==> flow/design.v <==
`timescale 1ns/10ps
module mpadd32_shift (CLK, RST_N, s_out, a_in, b_in, write, start, ready);
	input CLK, RST_N;
	input [255:0] a_in, b_in;
	input write, start;
	output [256:0] s_out;
	output ready;
	reg [256:0] sum;
	reg [255:0] a, b;
	reg ready;
	reg [2:0] counter;
	reg carry;
	reg [31:0] a0;
	reg [31:0] a1;
	reg [31:0] a2;
	reg [31:0] a3;
	reg [31:0] a4;
	reg [31:0] a5;
	reg [31:0] a6;
	reg [31:0] a7;
	reg [31:0] b0;
	reg [31:0] b1;
	reg [31:0] b2;
	reg [31:0] b3;
	reg [31:0] b4;
	reg [31:0] b5;
	reg [31:0] b6;
	reg [31:0] b7;
	reg [31:0] s0;
	reg [31:0] s1;
	reg [31:0] s2;
	reg [31:0] s3;
	reg [31:0] s4;
	reg [31:0] s5;
	reg [31:0] s6;
	reg [32:0] s7;
	assign s_out = {s7, s6, s5, s4, s3, s2, s1, s0};
	always @(posedge CLK) begin
		if (~RST_N) begin
			ready <= 1'b0;
			counter <= 3'b000;
		end
		else begin
			if (start) begin
				{carry, s0} <= a0 + b0;
				counter <= counter + 3'b001;
				{a0,a1,a2,a3,a4,a5,a6,a7} <= {a1,a2,a3,a4,a5,a6,a7,32'b0};
				{b0,b1,b2,b3,b4,b5,b6,b7} <= {b1,b2,b3,b4,b5,b6,b7,32'b0};
			end
			else if (counter == 3'b001) begin
				{carry, s1} <= a0 + b0 + carry;
				counter <= counter + 3'b001;
				{a0,a1,a2,a3,a4,a5,a6,a7} <= {a1,a2,a3,a4,a5,a6,a7,32'b0};
				{b0,b1,b2,b3,b4,b5,b6,b7} <= {b1,b2,b3,b4,b5,b6,b7,32'b0};
			end 
			else if (counter == 3'b010) begin
				{carry, s2} <= a0 + b0 + carry;
				counter <= counter + 3'b001;
				{a0,a1,a2,a3,a4,a5,a6,a7} <= {a1,a2,a3,a4,a5,a6,a7,32'b0};
				{b0,b1,b2,b3,b4,b5,b6,b7} <= {b1,b2,b3,b4,b5,b6,b7,32'b0};
			end 
			else if (counter == 3'b011) begin
				{carry, s3} <= a0 + b0 + carry;
				counter <= counter + 3'b001;
				{a0,a1,a2,a3,a4,a5,a6,a7} <= {a1,a2,a3,a4,a5,a6,a7,32'b0};
				{b0,b1,b2,b3,b4,b5,b6,b7} <= {b1,b2,b3,b4,b5,b6,b7,32'b0};
			end 
			else if (counter == 3'b100) begin
				{carry, s4} <= a0 + b0 + carry;
				counter <= counter + 3'b001;
				{a0,a1,a2,a3,a4,a5,a6,a7} <= {a1,a2,a3,a4,a5,a6,a7,32'b0};
				{b0,b1,b2,b3,b4,b5,b6,b7} <= {b1,b2,b3,b4,b5,b6,b7,32'b0};
			end 
			else if (counter == 3'b101) begin
				{carry, s5} <= a0 + b0 + carry;
				counter <= counter + 3'b001;
				{a0,a1,a2,a3,a4,a5,a6,a7} <= {a1,a2,a3,a4,a5,a6,a7,32'b0};
				{b0,b1,b2,b3,b4,b5,b6,b7} <= {b1,b2,b3,b4,b5,b6,b7,32'b0};
			end 
			else if (counter == 3'b110) begin
				{carry, s6} <= a0 + b0 + carry;
				counter <= counter + 3'b001;
				{a0,a1,a2,a3,a4,a5,a6,a7} <= {a1,a2,a3,a4,a5,a6,a7,32'b0};
				{b0,b1,b2,b3,b4,b5,b6,b7} <= {b1,b2,b3,b4,b5,b6,b7,32'b0};
			end 
			else if (counter == 3'b111) begin
				s7 <= a0 + b0 + carry;
				{a0,a1,a2,a3,a4,a5,a6,a7} <= {a1,a2,a3,a4,a5,a6,a7,32'b0};
				{b0,b1,b2,b3,b4,b5,b6,b7} <= {b1,b2,b3,b4,b5,b6,b7,32'b0};
				counter <= 3'b000;
				ready <= 1'b1;
			end
			else begin
				if (write) begin
					a0 <= a_in[31:0];
	 				a1 <= a_in[63:32];
					a2 <= a_in[95:64];
					a3 <= a_in[127:96];
					a4 <= a_in[159:128];
					a5 <= a_in[191:160];
					a6 <= a_in[223:192];
					a7 <= a_in[255:224];
					b0 <= b_in[31:0];
	 				b1 <= b_in[63:32];
					b2 <= b_in[95:64];
					b3 <= b_in[127:96];
					b4 <= b_in[159:128];
					b5 <= b_in[191:160];
					b6 <= b_in[223:192];
					b7 <= b_in[255:224];
					counter <= 3'b000;
					carry <= 1'b0;
				end
				ready <= 1'b0;
			end
		end
	end
endmodule
# [Step by step through the tools: mpadd32_shift]
# Tool output for the design above before and after an edit, in the order of the flow.
# "before" refers to lines of the RTL above, "after" to lines of the edited file.
# "change": "after" minus "before" as printed here.
# Cell names lack the library's common part.
# Not given: -
[design] top_module="mpadd32_shift" clock_port="CLK" lib="sky130hd" pvt_corner="tt_025C_1v80"

# [Edit of the RTL]
# Unified diff, file above to edited file.
# The edit is scripted: it alters the design's behaviour and was not made to optimise anything.
# begin of diff
@@ -1,9 +1,11 @@
 `timescale 1ns/10ps
-module mpadd32_shift (CLK, RST_N, s_out, a_in, b_in, write, start, ready);
+module mpadd32_shift (CLK, RST_N, s_out, a_in, b_in_i, write, start, ready);
 	input CLK, RST_N;
-	input [255:0] a_in, b_in;
+	input [255:0] a_in, b_in_i;
 	input write, start;
 	output [256:0] s_out;
 	output ready;
+	reg [255:0] b_in;
+	always @(posedge CLK) b_in <= b_in_i;
 	reg [256:0] sum;
 	reg [255:0] a, b;
# end of diff

# [Word-level counts]
# Counts by Yosys on the flattened word-level netlist (proc, flatten, opt, wreduce; memories kept). Register bits leave out memories and registers merged into their read ports (data or address). Print and check cells are left out. Cells with the same type and inputs are merged into one.
[bits] item="regBits" before=774 after=1030 change=256
[bits] item="inputBits" before=516 after=516 change=0
[bits] item="output_inout_bits" before=258 after=258 change=0
[bits] item="elab_cells" before=206 after=207 change=1
[op_classes] item="addsub" before=3 after=3 change=0
[op_classes] item="equal" before=8 after=8 change=0
[op_classes] item="mux" before=147 after=147 change=0
[op_classes] item="logic" before=7 after=7 change=0
[op_classes] item="reduce_logical" before=14 after=14 change=0
[op_table] operator="32-bit two-way mux" before=128 after=128 change=0
[op_table] operator="1-bit two-way mux" before=10 after=10 change=0
[op_table] operator="3-bit two-way mux" before=9 after=9 change=0
[op_table] operator="1-bit NOT" before=7 after=7 change=0
[op_table] operator="3-bit equality test with constant B" before=4 after=4 change=0
[op_table] operator="3-bit by 2-bit equality test with 1-bit output with constant B" before=2 after=2 change=0
[op_table] operator="2-bit AND reduction" before=2 after=2 change=0
[op_table] operator="3-bit AND reduction" before=2 after=2 change=0
[op_table] operator="7-bit AND reduction" before=2 after=2 change=0
[op_table] operator="3-bit by 1-bit adder with 3-bit output with constant B" before=1 after=1 change=0
[op_table] operator="32-bit by 32-bit adder with 33-bit output" before=1 after=1 change=0
[op_table] operator="33-bit by 1-bit adder with 33-bit output" before=1 after=1 change=0
[op_table] operator="3-bit by 1-bit equality test with 1-bit output with constant B" before=1 after=1 change=0
[op_table] operator="8-bit != test with constant B" before=1 after=1 change=0
[op_table] operator="4-bit AND reduction" before=1 after=1 change=0
[op_table] operator="5-bit AND reduction" before=1 after=1 change=0
[op_table] operator="6-bit AND reduction" before=1 after=1 change=0
[op_table] operator="8-bit AND reduction" before=1 after=1 change=0
[op_table] operator="9-bit AND reduction" before=1 after=1 change=0
[op_table] operator="8-bit nonzero test" before=1 after=1 change=0
[op_table] operator="9-bit nonzero test" before=1 after=1 change=0
[op_table] operator="8-bit OR reduction" before=1 after=1 change=0

# [Longest topological paths]
# Depth = most cells in a row (Yosys ltp): at word level without a register or memory, in the mapped netlist without a sequential cell, where the memories' decode and read muxes count.
[logic_depth] item="ltp_word" before=9 after=9 change=0
[logic_depth] item="abc_area" before="0" after="0"
[logic_depth] item="ltp_mapped" before=13 after=13 change=0
[logic_depth] item="depth_no_buf" before=13 after=13 change=0

# [Mapped cells and area]
# The flow's flattened synthesis, as Yosys stat reports it; memories are mapped. The netlist is that of the ABC_AREA named above (0 if unset); the other value can give another one.
[mapped] item="cell_count" before=2763 after=2057 change=-706
[mapped] item="yosys_area_um2" before=32341.0 after=37228.2 change=4887.2
[mapped] item="ff_cells" before=774 after=1030 change=256
[by_type] cell="nand2_1" before=1385 after=45 change=-1340
[by_type] cell="mux2_2" before=1 after=449 change=448
[by_type] cell="dfxtp_1" before=4 after=260 change=256
[by_type] cell="clkbuf_1" before=110 after=22 change=-88
[by_type] cell="buf_2" before=5 after=49 change=44
[by_type] cell="inv_1" before=29 after=17 change=-12
[by_type] cell="a21oi_1" before=35 after=43 change=8
[by_type] cell="xor2_1" before=22 after=14 change=-8
[by_type] cell="nor3_1" before=15 after=9 change=-6
[by_type] cell="buf_6" before=6 after=0 change=-6
[by_type] cell="and2_1" before=72 after=77 change=5
[by_type] cell="or3_1" before=1 after=6 change=5
[by_type] cell="nand3_1" before=18 after=14 change=-4
[by_type] cell="a211oi_1" before=7 after=3 change=-4
[by_type] cell="buf_4" before=4 after=0 change=-4
[by_type] cell="nor4_1" before=3 after=7 change=4
[by_type] cell="nor2_1" before=37 after=34 change=-3
[by_type] cell="a21o_1" before=11 after=8 change=-3
# The list need not be complete.

# [Worst setup path after synthesis]
# OpenSTA on the mapped netlist: ideal clock, no wires. The path of least setup slack (recovery checks aside). Input and output delay are each 20% of the period. Register names are those of the netlist, which keeps one name where synthesis merged equal registers.
[synth_path] item="path_type" before="input to register" after="input to register"
[synth_path] item="from" before="input port start" after="input port start"
[synth_path] item="to" before="register a0[0]" after="register a0[0]"
[synth_path] item="tclk_ns" before=5.0 after=5.0 change=0.0
[synth_path] item="setup_time_ns" before=1.459 after=1.461 change=0.002
[synth_path] item="launch_ns" before=1.000 after=1.000 change=0.000
[synth_path] item="arrival_ns" before=24.206 after=23.798 change=-0.408
[synth_path] item="required_time_ns" before=3.541 after=3.539 change=-0.002
[synth_path] item="path_slack_ns" before=-20.665 after=-20.259 change=0.406
[synth_path] item="delay_ns" before=24.665 after=24.259 change=-0.406
[synth_path] item="driving_pins" before=7 after=3 change=-4
[synth_path] item="n_path_buf" before=2 after=0 change=-2
[synth_path] item="synth_period_reached_ns" before=25.665 after=25.259 change=-0.406
# "delay_ns" is the arrival time less input delay plus setup time.
# "driving_pins" counts driving pins, that of a launching flip-flop among them; a cell with two outputs on the path counts twice.
# "synth_period_reached_ns" = period - worst setup slack (recovery checks aside). The figure is calculated, with input and output delays left at 20% of the set period.
# Between the ends stands the longest chain of elaborated cells between them, by number of cells; it is not shown to be the way that was timed. Of several equally long chains one is given.
# A line is the first line of the expression or statement that the cell stems from. Yosys adds cells for indexed reads and writes and turns some case tables into memories.
# before: The path ends at the enable pin of a flip-flop; only ways to that pin are counted.
[synth_via_before] path_cell_list="inv_1 -> and2_1 -> clkbuf_1 -> nand2b_1 -> clkbuf_1 -> nor2_1 -> nor2b_1" elab_chain_len=2
[synth_rtl_before] item="from (decl)" line_no=5 rtl="input write, start;"
[synth_rtl_before] item="9-bit nonzero test"
[synth_rtl_before] item="2-bit AND reduction"
[synth_rtl_before] item="to (assign)" line_no=95 rtl="a0 <= a_in[31:0];"
[synth_rtl_before] item="to (decl)" line_no=13 rtl="reg [31:0] a0;"
# after: The path ends at the enable pin of a flip-flop; only ways to that pin are counted.
[synth_via_after] path_cell_list="nor2b_1 -> and2_1 -> nor2b_1" elab_chain_len=2
[synth_rtl_after] item="from (decl)" line_no=5 rtl="input write, start;"
[synth_rtl_after] item="9-bit nonzero test"
[synth_rtl_after] item="2-bit AND reduction"
[synth_rtl_after] item="to (assign)" line_no=97 rtl="a0 <= a_in[31:0];"
[synth_rtl_after] item="to (decl)" line_no=15 rtl="reg [31:0] a0;"

# [Timing after layout]
# Path of least setup slack in the final report of the runs of pair A (OpenROAD, finished layout, wires in). Where an end is a register, its clock arrival counts in the times.
[layout_path] item="path_type" before="register to register" after="register to register"
[layout_path] item="from" before="register a0[0]" after="register a0[0]"
[layout_path] item="to" before="register s4[29]" after="register s5[29]"
[layout_path] item="tclk_ns" before=5.0 after=5.0 change=0.0
[layout_path] item="setup_time_ns" before=0.30 after=0.28 change=-0.02
[layout_path] item="launch_ns" before=0.62 after=0.68 change=0.06
[layout_path] item="arrival_ns" before=4.75 after=4.63 change=-0.12
[layout_path] item="required_time_ns" before=5.32 after=5.40 change=0.08
[layout_path] item="path_slack_ns" before=0.57 after=0.76 change=0.19
[layout_path] item="driving_pins" before=13 after=13 change=0
[layout_path] item="n_path_buf" before=0 after=0 change=0
# Between the ends stands the longest chain of elaborated cells between them, by number of cells; it is not shown to be the way that was timed. Of several equally long chains one is given.
[layout_via_before] path_cell_list="edfxtp_1 -> ha_1 -> inv_1 -> fa_1 -> nand2b_1 -> a21oi_1 -> xor2_1 -> nand4b_1 -> nor4b_1 -> nand3_1 -> or4_1 -> nor4_1 -> xnor2_1" elab_chain_len=2
[layout_rtl_before] item="from (decl)" line_no=13 rtl="reg [31:0] a0;"
[layout_rtl_before] item="from (assign)" line_no=95 rtl="a0 <= a_in[31:0];"
[layout_rtl_before] item="32-bit by 32-bit adder with 33-bit output" line_no=69 rtl="{carry, s4} <= a0 + b0 + carry;"
[layout_rtl_before] item="33-bit by 1-bit adder with 33-bit output" line_no=69
[layout_rtl_before] item="to (decl)" line_no=33 rtl="reg [31:0] s4;"
[layout_via_after] path_cell_list="edfxtp_1 -> ha_1 -> inv_1 -> fa_1 -> nand2b_1 -> a211oi_4 -> o21a_2 -> nor4_1 -> a2111oi_4 -> nand3_4 -> nor4_4 -> nand4_1 -> xnor2_1" elab_chain_len=2
[layout_rtl_after] item="from (decl)" line_no=15 rtl="reg [31:0] a0;"
[layout_rtl_after] item="from (assign)" line_no=97 rtl="a0 <= a_in[31:0];"
[layout_rtl_after] item="32-bit by 32-bit adder with 33-bit output" line_no=77 rtl="{carry, s5} <= a0 + b0 + carry;"
[layout_rtl_after] item="33-bit by 1-bit adder with 33-bit output" line_no=77
[layout_rtl_after] item="to (decl)" line_no=36 rtl="reg [31:0] s5;"

# [Flow runs]
# Both versions went through the flow (Yosys, OpenROAD) with the same settings in each pair. Constraints: input delay and output delay 20% of the set period each, output load 0.01 pF.
[settings_pair_A] CORE_UTILIZATION=40 period_ns=5.0 CAP_MARGIN=20 CORE_MARGIN=2 SLEW_MARGIN=20
[measured_pair_A] item="synth_area_um2" before=32341.0 after=37228.2 change=4887.2
[measured_pair_A] item="design_die_area_um2" before=83142.8 after=95527.4 change=12384.6
[measured_pair_A] item="stdcell_area_um2" before=43937.1 after=50070.5 change=6133.4
[measured_pair_A] item="util_frac" before=0.547 after=0.545 change=-0.002
[measured_pair_A] item="ws_setup_ns" before=0.570 after=0.765 change=0.195
[measured_pair_A] item="tns_setup_ns" before=0.000 after=0.000 change=0.000
[measured_pair_A] item="fin_hold_ws_ns" before=0.504 after=0.501 change=-0.003
[measured_pair_A] item="design_power_mw" before=20.293 after=23.704 change=3.411
[measured_pair_A] item="period_less_ws_ns" before=4.430 after=4.235 change=-0.195
[settings_pair_B] CAP_MARGIN=25 CORE_UTILIZATION=26 CTS_CLUSTER_DIAMETER=114 GPL_TIMING_DRIVEN=0 PLACE_DENSITY=0.36 SETUP_SLACK_MARGIN=0.41 SLEW_MARGIN=20 period_ns=3.04 CORE_MARGIN=2
[measured_pair_B] item="synth_area_um2" before=32341.0 after=37228.2 change=4887.2
[measured_pair_B] item="design_die_area_um2" before=127224.0 after=146230.0 change=19006.0
[measured_pair_B] item="stdcell_area_um2" before=48577.8 after=57621.5 change=9043.7
[measured_pair_B] item="util_frac" before=0.393 after=0.406 change=0.013
[measured_pair_B] item="ws_setup_ns" before=-0.878 after=-0.528 change=0.350
[measured_pair_B] item="tns_setup_ns" before=-82.646 after=-47.582 change=35.064
[measured_pair_B] item="fin_hold_ws_ns" before=0.512 after=0.302 change=-0.210
[measured_pair_B] item="design_power_mw" before=37.340 after=45.653 change=8.313
[measured_pair_B] item="period_less_ws_ns" before=3.918 after=3.568 change=-0.350
# "period_less_ws_ns" = clock period - worst setup slack. The figure is calculated, with input and output delays left at 20% of the set period.
# "design_power_mw" rests on the timing tool's default activity at the inputs, not on a simulated workload.
